==> flow/design.v <==
`timescale 1ns / 1ps
module Filter(
  	input clk,
	input rst,
	input en,
	input [3:0] addr,
	output reg [8:0] out
    );
reg signed [8:0] sobel_val;
always @(*) begin
	case(addr)
		4'd1, 4'd3, 4'd5, 4'd7: sobel_val = -9'sd1;
		4'd4: sobel_val = 9'sd4;
		default: sobel_val = 9'sd0;
	endcase
end
always@(posedge clk) begin
		if(rst) begin
			out <= 0;
		end
		if(en) begin
			out <= sobel_val;
		end
	end
endmodule
`timescale 1ns / 1ps
module convolution(
  	input clk,
	input signed [8:0] in1,  
	input signed [8:0] in2,
	input [8:0] height,
	input [8:0] width,
	input rst,
	input en,
	input clear,
	output reg [20:0] out,
	output reg done
    );
	reg signed [26:0] data;
	reg [9:0] counter;
	always@(posedge clk) begin
		if(rst || clear)
			counter <= 0;
		else if(en) begin
			if(counter < (height*width)) begin
				counter <= counter + 1;
			end
			else begin
				counter <= 1;
			end
		end
	end
	always@(posedge clk) begin
		if(rst || clear) begin
			data <= 0;
			done <= 0;
		end
		else if(en) begin
			if(counter < (height*width)) begin
				data <= data + in1*in2;
				done <= 0;
			end
			else begin
				if(data > 1048575)
					out <= 1048575;
				else if (data < -1048576) 
					out <= -1048576;
				else
					out <= data; 
				data <= in1*in2;
				done <= 1; 
			end
		end
	end
endmodule
`timescale 1ns / 1ps
module maxpool(
   	input signed [20:0] in,
	input clk,
	input rst,
	input en,
	input [3:0] factor,
	output reg done,
	output reg [20:0] out,
	output [20:0] max
    );
	reg signed [20:0] cur_max;
	reg signed [20:0] abs_max;
	reg [7:0] counter;
	wire [7:0] size;
	wire [4:0] addr;
	wire [20:0] tempout;
	assign addr = counter;
	assign size = factor*factor;
	assign tempout = cur_max;
	assign max = abs_max;
	always@(posedge clk) begin
		if(rst) begin
			cur_max <= 21'b100000000000000000000;
			abs_max <= 0;
			counter <= 0;
			done <= 0;
		end
		else begin
		done <= 0;
		if(en) begin
			if(counter < size) begin
				counter <= counter + 1;
				if(in > cur_max) begin
					cur_max <= in;
				end
			end
			else begin
				done <= 1;
				counter <= 1;
				out <= cur_max;
				cur_max <= in;
			end
			if(in > abs_max) begin
				abs_max <= in;
			end
		end
		end
	end
endmodule
`timescale 1ns / 1ps
module address_l1(
  	input clk,
	input rst,
	input en,
	input [8:0] ht_sm,
	input [8:0] ht_lg,
	input [8:0] wt_sm,
	input [8:0] wt_lg,
	input [9:0] count,
	output [17:0] address_lg,
	output reg conv_done
    );
	wire [8:0] addrx, addry;
	reg [8:0] ADDRX, ADDRY;
	reg [8:0] OFFSET_X, OFFSET_Y;
	assign addrx = ADDRX + OFFSET_X;
	assign addry = ADDRY + OFFSET_Y;
	assign address_lg = addrx + addry*wt_lg;
	always@(posedge clk) begin
		if(rst) begin
			ADDRX <= 0;
			ADDRY <= 0;
			OFFSET_X <= 0;
			OFFSET_Y <= 0;
			conv_done <= 0;
		end
		else if(en) begin
			if(ADDRX < (wt_sm-1)) begin
				ADDRX <= ADDRX + 1;
				conv_done <= 0;
			end
			else begin
				ADDRX <= 0;
				if(ADDRY < (ht_sm-1)) begin
					ADDRY <= ADDRY + 1;
				end
				else begin
					ADDRY <= 0;
				end
			end
			if (count==(ht_sm*wt_sm-1)) begin
				if(OFFSET_X < (wt_lg-wt_sm)) begin
					OFFSET_X <= OFFSET_X + 1;
				end
				else begin
					OFFSET_X <= 0;
					if(OFFSET_Y < (ht_lg-ht_sm)) begin
						OFFSET_Y <= OFFSET_Y + 1;
					end
					else begin
						ADDRX <= 0;
						ADDRY <= 0;
						OFFSET_X <= 0;
						OFFSET_Y <= 0;
						conv_done <= 1;
					end
				end
			end
		end
	end
endmodule
`timescale 1ns / 1ps
module address_l2(
	input clk,
	input rst,
	input en,
	input [8:0] ht_sm,
	input [8:0] ht_lg,
	input [8:0] wt_sm,
	input [8:0] wt_lg,
	input [9:0] count1,
	input [8:0] factor,
	output [17:0] address_lg,
	output reg conv_done
    );
	wire [8:0] addrx, addry;
	reg [8:0] ADDRX, ADDRY;
	reg [8:0] OFFSET_X1, OFFSET_Y1, OFFSET_X2, OFFSET_Y2;
	wire [9:0] limit1;
	wire [9:0] limit2;
	assign limit1 = ht_sm*wt_sm-1;
	assign limit2 = factor*factor-1;
	assign addrx = ADDRX + OFFSET_X1 + OFFSET_X2;
	assign addry = ADDRY + OFFSET_Y1 + OFFSET_Y2;
	assign address_lg = addrx + addry*wt_lg;
	reg [9:0] count2;
	always @(posedge clk) begin
		if (rst) begin
			count2 <= 0;
		end
		else if (en) begin
			if(count1 == limit1) begin
				if(count2 < limit2) begin
					count2 <= count2 + 1;
				end
				else 
					count2 <= 0;
			end
		end
	end
	always@(posedge clk) begin
		if(rst) begin
			ADDRX <= 0;
			ADDRY <= 0;
			OFFSET_X1 <= 0;
			OFFSET_Y1 <= 0;
			OFFSET_X2 <= 0;
			OFFSET_Y2 <= 0;
			conv_done <= 0; 
		end
		else if(en) begin
			if(ADDRX < (wt_sm-1)) begin
				ADDRX <= ADDRX + 1;
				conv_done <= 0;
			end
			else begin
				ADDRX <= 0;
				if(ADDRY < (ht_sm-1)) begin
					ADDRY <= ADDRY + 1;
				end
				else begin
					ADDRY <= 0;
				end
			end
			if (count1==limit1) begin
				if(OFFSET_X1 < factor-1) begin
					OFFSET_X1 <= OFFSET_X1 + 1;
				end
				else begin
					OFFSET_X1 <= 0;
					if(OFFSET_Y1 < factor-1) begin
						OFFSET_Y1 <= OFFSET_Y1 + 1;
					end
					else begin
						OFFSET_X1 <= 0;
						OFFSET_Y1 <= 0;
					end
				end
				if (count2==limit2) begin
					if(OFFSET_X2 < (wt_lg-wt_sm-factor*2+1)) begin
						OFFSET_X2 <= OFFSET_X2 + factor;
					end
					else begin
						OFFSET_X2 <= 0;
						if(OFFSET_Y2 < (ht_lg-ht_sm-factor*2+1)) begin
							OFFSET_Y2 <= OFFSET_Y2 + factor;
						end
						else begin
							ADDRX <= 0;
							ADDRY <= 0;
							OFFSET_X1 <= 0;
							OFFSET_Y1 <= 0;
							OFFSET_Y2 <= 0;
							conv_done <= 1;
						end
					end
				end
			end
		end
	end
endmodule
`timescale 1ns / 1ps
module Top_convolution(
 input clk,
	input rst,
	input start,
	input en,
	input [12:0] addr,
	output [20:0] out,
	output [20:0] max_pl,
	output reg done,
	output pat_en,
	output [9:0] pat_addr,
	input [7:0] pat_dout,
	output img_en,
	output [17:0] img_addr,
	input [7:0] img_dout,
	output pc_en,
	output pc_we,
	output [9:0] pc_addr,
	output [10:0] pc_din,
	input [10:0] pc_dout,
	output ic_en,
	output ic_we,
	output [17:0] ic_addr,
	output [10:0] ic_din,
	input [10:0] ic_dout,
	output pl_en,
	output pl_we,
	output [12:0] pl_addr,
	output [20:0] pl_din,
	input [20:0] pl_dout
    );
	assign out = out_pl;
	reg [8:0] HT_SM, WT_SM;
	wire [8:0] ht_sm, wt_sm; 
	reg [8:0] HT_LG, WT_LG;
	wire [8:0] ht_lg, wt_lg;
	assign ht_sm = HT_SM;
	assign wt_sm = WT_SM;
	assign ht_lg = HT_LG;
	assign wt_lg = WT_LG;
	parameter [8:0] height_fil = 10, width_fil = 8, side_lap = 3, height_filpro = 8, width_filpro = 6,
	height_image = 48, width_image = 40, height_impro = 46, width_impro = 38, factor = 5;
	parameter [3:0] idle = 0, setup = 1, conv_p1 = 2, conv_p2 = 3, delay_p1 = 4, delay_p2 = 5, maxpl = 6, read = 15;
	reg [3:0] current_state, next_state;
	wire done_conv, done_maxpl;
	reg en_conv;
	wire en_maxpl;
	reg en_cnt_l1, en_cnt_l2, en_cnt_sm;
	reg clear;
	wire conv_done_l1, conv_done_l2;
	reg [1:0] conv_sel;
	assign en_maxpl = (conv_sel==3)? done_conv:0;
	wire signed [8:0] in1, in2;
	wire [20:0] out_conv;
	assign in1 = (conv_sel==2'b00)? 0: 
					(conv_sel==2'b01)? out_f: 
					(conv_sel==2'b10)? out_i:out_ip[10:2];
	assign in2 = (conv_sel==2'b00)? 0: 
					(conv_sel==2'b11)? out_fp[10:2]: out_lap;
	wire signed [20:0] in_maxpl, out_maxpl;
	assign in_maxpl = out_conv;
	reg [9:0] ADDR_SM;
	wire [17:0] addr_lg_l1;
	wire [17:0] addr_lg_l2;
	reg [17:0] ADDR_OUT;
	wire en_f, en_i, en_fp, en_ip, en_lap, en_pl;
	reg wr_ip, wr_fp, wr_pl;
	wire [9:0] addr_f;
	wire [17:0] addr_i;
	wire [9:0] addr_fp;
	wire [17:0] addr_ip;
	wire [12:0] addr_pl;
	wire [3:0] addr_lap;
	wire [10:0] in_fp, in_ip;
	wire [10:0] out_fp, out_ip;
	wire signed [20:0] in_pl;
	assign in_fp = out_conv[10:0];
	assign in_ip = out_conv[10:0];
	assign in_pl = out_maxpl;
	wire signed [8:0] out_lap;
	wire signed [7:0] out_i, out_f;	
	wire signed [20:0] out_pl;
	assign en_lap = (conv_sel==3||conv_sel==0)? 0:1;
	assign en_f = (conv_sel==1)? 1:0;
	assign en_i = (conv_sel==2)? 1:0;
	assign en_fp = (conv_sel==0)? 0:
						(conv_sel==1)? done_conv:
						(conv_sel==3)? 1:0;
	assign en_ip = (conv_sel==0)? 0:
						(conv_sel==2)? done_conv:
						(conv_sel==3)? 1:0;
	assign en_pl = (done)? en:done_maxpl;
	assign addr_f = (conv_sel==1)? addr_lg_l1:0;
	assign addr_i = (conv_sel==2)? addr_lg_l1:0;
	assign addr_lap = (conv_sel==0||conv_sel==3)? 0:ADDR_SM;
	assign addr_ip = (conv_sel==0)? 0: 
						  (conv_sel==3)? addr_lg_l2:ADDR_OUT; 
	assign addr_fp = (conv_sel==0)? 0: 
						  (conv_sel==1)? ADDR_OUT[9:0]:ADDR_SM;
	assign addr_pl = (done)? addr:ADDR_OUT[12:0];
	Filter Sobel (
    .clk(clk), 
    .rst(rst), 
    .en(en_lap), 
    .addr(addr_lap),  
    .out(out_lap)
    );
	assign pat_en = en_f;
	assign pat_addr = addr_f;
	assign out_f = pat_dout;
	assign img_en = en_i;
	assign img_addr = addr_i;
	assign out_i = img_dout;
	assign pc_en = en_fp;
	assign pc_we = wr_fp;
	assign pc_addr = addr_fp;
	assign pc_din = in_fp;
	assign out_fp = pc_dout;
	assign ic_en = en_ip;
	assign ic_we = wr_ip;
	assign ic_addr = addr_ip;
	assign ic_din = in_ip;
	assign out_ip = ic_dout;
	assign pl_en = en_pl;
	assign pl_we = wr_pl;
	assign pl_addr = addr_pl;
	assign pl_din = in_pl;
	assign out_pl = pl_dout;
	wire out_trig;
	assign out_trig = (conv_sel==2'b11)? done_maxpl:done_conv;
	always@(posedge clk) begin
		if(rst || clear) begin
			ADDR_OUT <= 0;
		end
		else if(out_trig) begin
			ADDR_OUT <= ADDR_OUT + 1;
		end	
	end
	address_l1 addr_l1 (
    .clk(clk), 
    .rst(rst||clear), 
    .en(en_cnt_l1), 
    .ht_sm(ht_sm), 
    .ht_lg(ht_lg), 
    .wt_sm(wt_sm), 
    .wt_lg(wt_lg), 
    .count(ADDR_SM), 
    .address_lg(addr_lg_l1), 
    .conv_done(conv_done_l1)
    );
	address_l2 addr_l2 (
    .clk(clk), 
    .rst(rst||clear), 
    .en(en_cnt_l2), 
    .ht_sm(ht_sm), 
    .ht_lg(ht_lg), 
    .wt_sm(wt_sm), 
    .wt_lg(wt_lg), 
	 .count1(ADDR_SM),
    .factor(factor), 
    .address_lg(addr_lg_l2), 
    .conv_done(conv_done_l2)
    );
	always@(posedge clk) begin
		if(rst||clear) begin
			ADDR_SM <= 0;
		end
		else if(en_cnt_l1||en_cnt_l2) begin
			if(ADDR_SM < (ht_sm*wt_sm-1)) begin
				ADDR_SM <= ADDR_SM + 1;
			end
			else begin
				ADDR_SM <= 0;
			end	
		end
	end
	convolution convolution (
	 .clk(clk),
    .in1(in1), 
    .in2(in2), 
    .height(ht_sm), 
    .width(wt_sm), 
    .rst(rst), 
    .en(en_conv), 
	 .clear(clear),
    .out(out_conv), 
    .done(done_conv)
    );
	maxpool maxpool (
    .in(in_maxpl), 
    .clk(clk), 
    .rst(rst), 
    .en(en_maxpl), 
    .factor(factor), 
    .done(done_maxpl), 
    .out(out_maxpl),
	 .max(max_pl)
    );
	always @(posedge clk) begin 
		if (rst) begin
			HT_SM <= 0;
			WT_SM <= 0;
			HT_LG <= 0;
			WT_SM <= 0;
			en_conv <= 0;
			en_cnt_l1 <= 0;
			en_cnt_l2 <= 0;
			wr_ip <= 0;
			wr_fp <= 0;
			wr_pl <= 0;
			clear <= 0;
			conv_sel <= 2'b00;
			done <= 0;
			current_state <= idle;
		end
		else
		case(current_state)
			idle: begin
				if(start)
					current_state <= setup;
				else
					current_state <= idle;
			end
			setup: begin
				case(conv_sel) 
					0: begin
						HT_SM <= side_lap;
						WT_SM <= side_lap;
						HT_LG <= height_fil;
						WT_LG <= width_fil;
						en_cnt_l1 <= 1;
						wr_fp <= 1;
						conv_sel <= 2'b01;
					end
					1: begin
						HT_SM <= side_lap;
						WT_SM <= side_lap;
						HT_LG <= height_image;
						WT_LG <= width_image;
						en_cnt_l1 <= 1;
						wr_ip <= 1;
						conv_sel <= 2'b10;
					end
					2: begin
						HT_SM <= height_filpro;
						WT_SM <= width_filpro;
						HT_LG <= height_impro;
						WT_LG <= width_impro;
						en_cnt_l2 <= 1;
						wr_pl <= 1;
						conv_sel <= 2'b11;
					end
				endcase
				current_state <= conv_p1;
			end
			conv_p1: begin
				en_conv <= 1;
				if(conv_done_l1) begin
					en_cnt_l1 <= 0;
					current_state <= conv_p2;
				end
				else if(conv_sel != 3)
					current_state <= conv_p1;
				else
					current_state <= maxpl;
			end
			conv_p2: begin
				en_conv <= 0;
				current_state <= delay_p1;
			end
			maxpl: begin
				if(conv_done_l2) begin
					en_cnt_l2 <= 0;
					current_state <= delay_p1;
				end
				else
					current_state <= maxpl;
			end
			delay_p1: begin
				if(conv_sel==3) begin
					if(done_maxpl) begin
						clear <= 1;
						wr_pl <= 0;
						current_state <= delay_p2;
					end
					else 
						current_state <= delay_p1;
				end
				else begin
					clear <= 1;
					wr_fp <= 0;
					wr_ip <= 0;
					current_state <= delay_p2;
				end
			end
			delay_p2: begin
				clear <= 0;
				if (conv_sel != 3) 
					current_state <= setup;
				else begin
					current_state <= read;
					conv_sel <= 2'b00;
				end
			end
			read: begin
				conv_sel <= 2'b00;
				done <= 1;
			end
		endcase
	end
endmodule
Subject: tool reports on Top_convolution

Hi,

-- Reports on Top_convolution
Tool output for the design above before and after an edit, in the order of the flow.
"unedited" refers to lines of the RTL above, "edited" to lines of the edited file.
"change" is "edited" less "unedited", of the values as shown; "rel. change" is that difference over "unedited", in percent.
Operators carry their Yosys type and port widths (W data, S select, Z words).
Cell names lack the library's common part.
The mark n/a stands for no value.
- top: Top_convolution
- clock port: clk
- cell library: sky130hd
- timing corner: tt_025C_1v80

-- Edit of the RTL
Unified diff, file above to edited file.
The edited RTL no longer does the same as the RTL above: the edit was made by script, with no optimisation intended.
begin of diff
@@ -236,5 +236,5 @@
 		end
 		else if(en) begin
-			if(ADDRX < (wt_sm-1)) begin
+			if(ADDRX >= (wt_sm-1)) begin
 				ADDRX <= ADDRX + 1;
 				conv_done <= 0;
end of diff

-- After elaboration
Counts by Yosys on the flattened word-level netlist (proc, flatten, opt, wreduce; memories kept). Register bits leave out memories and registers merged into their read ports (data or address). Print and check cells are left out.
- storage and ports (element ; unedited ; edited ; change ; rel. change (%)):
    flip-flop bits (word level) ; 320 ; 320 ; 0 ; 0.00
    bits in latches ; 0 ; 0 ; 0 ; n/a
    bits in writable memories ; 0 ; 0 ; 0 ; n/a
    ROM bits ; 0 ; 0 ; 0 ; n/a
    word width x clocked read ports ; 0 ; 0 ; 0 ; n/a
    memories ; 0 ; 0 ; 0 ; n/a
    output and inout port bits ; 163 ; 163 ; 0 ; 0.00
    elaborated cells ; 285 ; 285 ; 0 ; 0.00
- operators by class (element ; unedited ; edited ; change ; rel. change (%)):
    $add $sub $neg ; 35 ; 35 ; 0 ; 0.00
    $mul ; 5 ; 5 ; 0 ; 0.00
    div/mod/pow operators ; 0 ; 0 ; 0 ; n/a
    magnitude comparators ; 18 ; 18 ; 0 ; 0.00
    eq/ne operators ; 32 ; 32 ; 0 ; 0.00
    shifts and indexed selects ; 0 ; 0 ; 0 ; n/a
    multiplexer cells ; 112 ; 112 ; 0 ; 0.00
    bitwise logic cells ; 7 ; 7 ; 0 ; 0.00
    reductions and logical operators ; 37 ; 37 ; 0 ; 0.00
- operators with widths (cell ; unedited ; edited ; change ; rel. change (%)):
    $lt A9 B32 Y1 ; 6 ; 5 ; -1 ; -16.67
    $ge A9 B32 Y1 ; 0 ; 1 ; +1 ; n/a
    $mux W9 ; 40 ; 40 ; 0 ; 0.00
    $mux W1 ; 36 ; 36 ; 0 ; 0.00
    $reduce_and A3 Y1 ; 10 ; 10 ; 0 ; 0.00
    $ne A2 B2 Y1 const B ; 9 ; 9 ; 0 ; 0.00
    $add A9 B1 Y9 const B ; 8 ; 8 ; 0 ; 0.00
    $not A1 Y1 ; 7 ; 7 ; 0 ; 0.00
    $pmux W1 S2 ; 7 ; 7 ; 0 ; 0.00
    $reduce_and A2 Y1 ; 7 ; 7 ; 0 ; 0.00
    $reduce_bool A2 Y1 ; 7 ; 7 ; 0 ; 0.00
    $add A9 B9 Y9 ; 6 ; 6 ; 0 ; 0.00
    $eq A4 B3 Y1 const B ; 6 ; 6 ; 0 ; 0.00
    $mux W10 ; 6 ; 6 ; 0 ; 0.00
    $mul A9 B9 Y18 ; 4 ; 4 ; 0 ; 0.00
    $add A10 B1 Y10 const B ; 3 ; 3 ; 0 ; 0.00
    $eq A4 B2 Y1 const B ; 3 ; 3 ; 0 ; 0.00
    $logic_or A1 B1 Y1 ; 3 ; 3 ; 0 ; 0.00
    $mux W18 ; 3 ; 3 ; 0 ; 0.00
    $mux W21 ; 3 ; 3 ; 0 ; 0.00
    $ne A2 B1 Y1 const B ; 3 ; 3 ; 0 ; 0.00
    $pmux W9 S2 ; 3 ; 3 ; 0 ; 0.00
    $add A32 B1 Y32 const B ; 2 ; 2 ; 0 ; 0.00
    $add A9 B18 Y18 ; 2 ; 2 ; 0 ; 0.00
    $add A9 B3 Y9 const B ; 2 ; 2 ; 0 ; 0.00
    $eq A2 B2 Y1 const B ; 2 ; 2 ; 0 ; 0.00
    $eq A4 B1 Y1 const B ; 2 ; 2 ; 0 ; 0.00
    $gt A21 B21 Y1 ; 2 ; 2 ; 0 ; 0.00
Not every row of either side is listed.

-- Logic depth
Longest topological path by Yosys (ltp), each cell counted once; first at word level (registers and memories cut), then after technology mapping (sequential cells cut; the memories' decode and read muxes count).
- depth (element ; unedited ; edited ; change ; rel. change (%)):
    depth in word-level cells ; 8 ; 8 ; 0 ; 0.00
    ABC_AREA ; 0 ; 0 ; n/a ; n/a
    mapped depth ; 33 ; 33 ; 0 ; 0.00
    gate-level depth less buffers ; 32 ; 32 ; 0 ; 0.00

-- After synthesis
The flow's flattened synthesis, as Yosys stat reports it; memories are mapped. The netlist is that of the ABC_AREA named above (0 if unset); the other value can give another one.
- mapped netlist (element ; unedited ; edited ; change ; rel. change (%)):
    mapped cells ; 3064 ; 3069 ; +5 ; +0.16
    synthesis area (um^2) ; 26765.7 ; 26502.9 ; -262.8 ; -0.98
    area of sequential cells (um^2) ; 6336.1 ; 6336.1 ; 0.0 ; 0.00
    mapped flip-flops ; 293 ; 293 ; 0 ; 0.00
    buffers ; 152 ; 149 ; -3 ; -1.97
- cell types (type ; unedited ; edited ; change ; rel. change (%)):
    nand2b_1 ; 93 ; 24 ; -69 ; -74.19
    o21ai_0 ; 89 ; 143 ; +54 ; +60.67
    nor2_1 ; 258 ; 303 ; +45 ; +17.44
    a31oi_1 ; 38 ; 13 ; -25 ; -65.79
    a21oi_1 ; 187 ; 211 ; +24 ; +12.83
    mux2i_1 ; 83 ; 62 ; -21 ; -25.30
    xor2_1 ; 60 ; 73 ; +13 ; +21.67
    nand3_1 ; 59 ; 71 ; +12 ; +20.34
    a21o_1 ; 70 ; 80 ; +10 ; +14.29
    nand2_1 ; 206 ; 197 ; -9 ; -4.37
    o21bai_1 ; 31 ; 22 ; -9 ; -29.03
    nor4_1 ; 15 ; 23 ; +8 ; +53.33
    a41oi_1 ; 10 ; 2 ; -8 ; -80.00
    xnor2_1 ; 108 ; 102 ; -6 ; -5.56
    buf_1 ; 15 ; 9 ; -6 ; -40.00
    o22ai_1 ; 9 ; 3 ; -6 ; -66.67
    a211oi_1 ; 15 ; 20 ; +5 ; +33.33
    o31ai_1 ; 2 ; 7 ; +5 ; +250.00
Not every row of either side is listed.
By module: a second synthesis without flattening, with its own total; a netlist apart from the flattened one above.
- second synthesis, totals (element ; unedited ; edited ; change ; rel. change (%)):
    cells (unflattened synthesis) ; 4930 ; 4906 ; -24 ; -0.49
    area total of the unflattened synthesis (um^2) ; 41322.1 ; 41198.3 ; -123.8 ; -0.30
Each row is one instance without its submodules.
- modules, unedited (module ; times used ; cells ; area (um^2)):
    address_l2 ; 1 ; 1598 ; 13494.2
    address_l1 ; 1 ; 1271 ; 10452.5
    convolution ; 1 ; 936 ; 8299.2
    maxpool ; 1 ; 562 ; 4715.8
    Top_convolution ; 1 ; 548 ; 4197.8
    Filter ; 1 ; 15 ; 162.7
- modules, edited (module ; times used ; cells ; area (um^2)):
    address_l2 ; 1 ; 1584 ; 13376.6
    address_l1 ; 1 ; 1261 ; 10446.3
    convolution ; 1 ; 936 ; 8299.2
    maxpool ; 1 ; 562 ; 4715.8
    Top_convolution ; 1 ; 548 ; 4197.8
    Filter ; 1 ; 15 ; 162.7

-- Path before layout
OpenSTA on the mapped netlist: ideal clock, no wires. The path of least setup slack (recovery checks aside). Input and output delay are each 20% of the period. Register names are those of the netlist, which keeps one name where synthesis merged equal registers.
- timing post-synthesis (element ; unedited ; edited ; change ; rel. change (%)):
    kind ; input port to flip-flop ; input port to flip-flop ; n/a ; n/a
    start point ; input port pc_dout[10] ; input port pc_dout[10] ; n/a ; n/a
    end point ; register convolution.data[26] ; register convolution.data[23] ; n/a ; n/a
    period (ns) ; 11.0 ; 11.0 ; 0.0 ; 0.00
    input delay (ns) ; 2.200 ; 2.200 ; 0.000 ; 0.00
    setup time (ns) ; 0.071 ; 0.074 ; +0.003 ; n/a
    time at the first pin (ns) ; 2.200 ; 2.200 ; 0.000 ; 0.00
    data arrival time (ns) ; 9.540 ; 8.964 ; -0.576 ; -6.04
    setup slack (ns) ; 1.389 ; 1.962 ; +0.573 ; n/a
    delay of the path (ns) ; 7.411 ; 6.838 ; -0.573 ; -7.73
    stages ; 28 ; 30 ; +2 ; +7.14
    buffers on the path ; 1 ; 1 ; 0 ; 0.00
    synthesis period reached (ns) ; 9.611 ; 9.038 ; -0.573 ; -5.96
"delay of the path" is the arrival time less input delay plus setup time.
"stages" counts driving pins, that of a launching flip-flop among them; a cell with two outputs on the path counts twice.
"synthesis period reached" = period - worst setup slack (recovery checks aside). The figure is calculated, with input and output delays left at 20% of the set period.
Between the ends stands the longest chain of elaborated cells between them, by number of cells; it is not shown to be the way that was timed. Of several equally long chains one is given.
Each line given opens the expression or statement behind the cell; cells for indexed reads and writes are added by Yosys, which also makes memories of some case tables.
At most two assigning lines are given for a register; there are more.
On the way, post-synthesis, unedited:
- path through: a21oi_1 > or2_2 > clkbuf_1 > nand2b_1 > fa_1 > fa_1 > inv_1 > fa_1 > fa_1 > inv_1 > fa_1 > inv_1 > ha_1 > a21oi_1 > o211ai_1 > a311oi_2 > nor2_1 > xnor2_1 > ha_1 > a21oi_1 > nand3_1 > a2bb2oi_1 > o211ai_1 > a211o_1 > o31a_1 > or4b_1 > o41a_1 > nand3_1
- length of the longest elaborated chain at 5
- elaborated cells between the ends (all ways): 5
- those cells by class: add/sub (1); mul (1); mux (3)
- ends and longest elaborated chain, post-synthesis, unedited (element ; line ; text):
    start, declared ; 308 ; input [10:0] pc_dout,
    $mux W9 ; 347 ; (conv_sel==2'b11)? out_fp[10:2]: out_lap;
    $mux W9 ; 346 ; assign in2 = (conv_sel==2'b00)? 0:
    $mul A9 B9 Y18 ; 60 ; data <= data + in1*in2;
    $add A27 B27 Y27 ; 60 ;
    $mux W27 ; 59 ; if(counter < (height*width)) begin
    end, assigned ; 60 ;
    end, assigned ; 70 ; data <= in1*in2;
    end, declared ; 39 ; reg signed [26:0] data;
On the way, post-synthesis, edited:
- path through: a21oi_1 > or2_2 > clkbuf_1 > nand2b_1 > fa_1 > fa_1 > inv_1 > fa_1 > fa_1 > inv_1 > fa_1 > inv_1 > ha_1 > inv_1 > o21bai_1 > a21oi_1 > o21ai_0 > a21o_1 > a21oi_1 > xnor2_1 > ha_1 > a21o_1 > a21o_1 > a21oi_1 > o211ai_1 > o31ai_1 > o21ai_0 > a31oi_1 > mux2_2 > o21ai_0
- length of the longest elaborated chain at 5
- elaborated cells between the ends (all ways): 5
- those cells by class: add/sub (1); mul (1); mux (3)
- ends and longest elaborated chain, post-synthesis, edited (element ; line ; text):
    start, declared ; 308 ; input [10:0] pc_dout,
    $mux W9 ; 347 ; (conv_sel==2'b11)? out_fp[10:2]: out_lap;
    $mux W9 ; 346 ; assign in2 = (conv_sel==2'b00)? 0:
    $mul A9 B9 Y18 ; 60 ; data <= data + in1*in2;
    $add A27 B27 Y27 ; 60 ;
    $mux W27 ; 59 ; if(counter < (height*width)) begin
    end, assigned ; 60 ;
    end, assigned ; 70 ; data <= in1*in2;
    end, declared ; 39 ; reg signed [26:0] data;

-- Worst path after layout
Path of least setup slack in the final report of each run of pair 1 (OpenROAD, finished layout, wires in). Where an end is a register, its clock arrival counts in the times.
- timing post-layout (element ; unedited ; edited ; change ; rel. change (%)):
    kind ; flip-flop to output port ; flip-flop to output port ; n/a ; n/a
    start point ; register addr_l2.OFFSET_Y2[1] ; register addr_l2.ADDRY[2] ; n/a ; n/a
    end point ; output port ic_addr[14] ; output port ic_addr[11] ; n/a ; n/a
    period (ns) ; 10.0 ; 10.0 ; 0.0 ; 0.00
    time at the first pin (ns) ; 0.55 ; 0.55 ; 0.00 ; 0.00
    data arrival time (ns) ; 7.58 ; 7.51 ; -0.07 ; -0.92
    setup slack (ns) ; 0.42 ; 0.49 ; +0.07 ; n/a
    stages ; 26 ; 27 ; +1 ; +3.85
    buffers on the path ; 1 ; 1 ; 0 ; 0.00
Between the ends stands the longest chain of elaborated cells between them, by number of cells; it is not shown to be the way that was timed. Of several equally long chains one is given.
At most two assigning lines are given for a register; there are more.
On the way, post-layout, unedited:
- path through: dfxtp_1 > fa_1 > ha_1 > fa_1 > a21oi_1 > nor2_1 > nor2_1 > xnor2_1 > and2_1 > ha_1 > fa_1 > ha_1 > inv_1 > fa_1 > inv_1 > fa_1 > ha_1 > inv_1 > o21bai_1 > a21oi_1 > o21bai_1 > a211oi_1 > o21ai_0 > nor3b_1 > a211oi_1 > clkdlybuf4s50_1
- length of the longest elaborated chain at 5
- elaborated cells between the ends (all ways): 5
- RTL lines with such cells at 4
- those cells by class: add/sub (2); mul (1); mux (2)
- ends and longest elaborated chain, post-layout, unedited (element ; line ; text):
    start, declared ; 204 ; reg [8:0] OFFSET_X1, OFFSET_Y1, OFFSET_X2, OFFSET_Y2;
    start, assigned ; 234 ; OFFSET_Y2 <= 0;
    start, assigned ; 272 ; OFFSET_Y2 <= OFFSET_Y2 + factor;
    $add A9 B9 Y9 ; 210 ; assign addry = ADDRY + OFFSET_Y1 + OFFSET_Y2;
    $mul A9 B9 Y18 ; 211 ; assign address_lg = addrx + addry*wt_lg;
    $add A9 B18 Y18 ; 211 ;
    $mux W18 ; 385 ; (conv_sel==3)? addr_lg_l2:ADDR_OUT;
    $mux W18 ; 384 ; assign addr_ip = (conv_sel==0)? 0:
    end, declared ; 311 ; output [17:0] ic_addr,
On the way, post-layout, edited:
- path through: dfxtp_1 > fa_1 > ha_1 > a21o_1 > a21oi_1 > o21bai_1 > a21oi_1 > nor2b_1 > o21ai_0 > nand2b_1 > xnor2_2 > and2_1 > ha_1 > fa_1 > ha_1 > inv_1 > fa_1 > inv_1 > ha_1 > ha_1 > and2_1 > o21ai_0 > o21ai_0 > o21a_1 > or3_1 > a21oi_1 > clkdlybuf4s50_1
- length of the longest elaborated chain at 6
- elaborated cells between the ends (all ways): 6
- RTL lines with such cells at 4
- those cells by class: add/sub (3); mul (1); mux (2)
- ends and longest elaborated chain, post-layout, edited (element ; line ; text):
    start, declared ; 203 ; reg [8:0] ADDRX, ADDRY;
    start, assigned ; 230 ; ADDRY <= 0;
    start, assigned ; 245 ; ADDRY <= ADDRY + 1;
    $add A9 B9 Y9 (2 in a row) ; 210 ; assign addry = ADDRY + OFFSET_Y1 + OFFSET_Y2;
    $mul A9 B9 Y18 ; 211 ; assign address_lg = addrx + addry*wt_lg;
    $add A9 B18 Y18 ; 211 ;
    $mux W18 ; 385 ; (conv_sel==3)? addr_lg_l2:ADDR_OUT;
    $mux W18 ; 384 ; assign addr_ip = (conv_sel==0)? 0:
    end, declared ; 311 ; output [17:0] ic_addr,

-- Measured runs
Both versions went through the flow (Yosys, OpenROAD) with the same settings in each pair. Constraints: input delay and output delay 20% of the set period each, output load 0.01 pF.
Flow settings, pair 1:
- noted CORE_UTILIZATION: 40
- period_ns: 10.0
- CAP_MARGIN at 20
- noted CORE_MARGIN: 2
- SLEW_MARGIN at 20
- measured results, pair 1 (element ; unedited ; edited ; change ; rel. change (%)):
    Yosys chip area after synthesis (um^2) ; 26765.7 ; 26502.9 ; -262.8 ; -0.98
    area of the die (um^2) ; 68998.2 ; 68332.6 ; -665.6 ; -0.96
    utilization after routing (%) ; 46.2 ; 46.2 ; 0.0 ; n/a
    worst setup slack after layout (ns) ; 0.422 ; 0.489 ; +0.067 ; n/a
    final setup TNS (ns) ; 0.000 ; 0.000 ; 0.000 ; n/a
    worst hold slack after layout (ns) ; 0.446 ; 0.427 ; -0.019 ; n/a
    total power of the final layout (µW) ; 3143 ; 3275 ; +132 ; +4.20
    reached clock period (ns) ; 9.578 ; 9.511 ; -0.067 ; -0.70
Flow settings, pair 2:
- CAP_MARGIN at 25
- noted CORE_ASPECT_RATIO: 1.34
- noted CORE_MARGIN: 2
- noted CORE_UTILIZATION: 40
- MAX_ROUTING_LAYER: met4
- MIN_ROUTING_LAYER: met2
- noted PLACE_DENSITY: 0.65
- SETUP_SLACK_MARGIN at 1.07
- SLEW_MARGIN at 40
- period_ns: 6.62
- measured results, pair 2 (element ; unedited ; edited ; change ; rel. change (%)):
    Yosys chip area after synthesis (um^2) ; 26765.7 ; 26502.9 ; -262.8 ; -0.98
    area of the die (um^2) ; 69022.0 ; 68354.3 ; -667.7 ; -0.97
    utilization after routing (%) ; 53.3 ; 54.0 ; +0.7 ; n/a
    worst setup slack after layout (ns) ; -1.221 ; -1.310 ; -0.089 ; n/a
    final setup TNS (ns) ; -20.590 ; -22.386 ; -1.796 ; n/a
    worst hold slack after layout (ns) ; 0.429 ; 0.459 ; +0.030 ; n/a
    total power of the final layout (µW) ; 4808 ; 5234 ; +426 ; +8.86
    reached clock period (ns) ; 7.841 ; 7.930 ; +0.089 ; +1.14
"reached clock period" is the run's clock period less its worst setup slack. It is reckoned from that one timing run; input and output delays stay at 20% of the period that was set.
By "total power of the final layout" is meant OpenSTA's value without simulated activity: inputs other than the clock are taken to toggle once in ten clock periods, and the tool carries that through the logic.

Regards
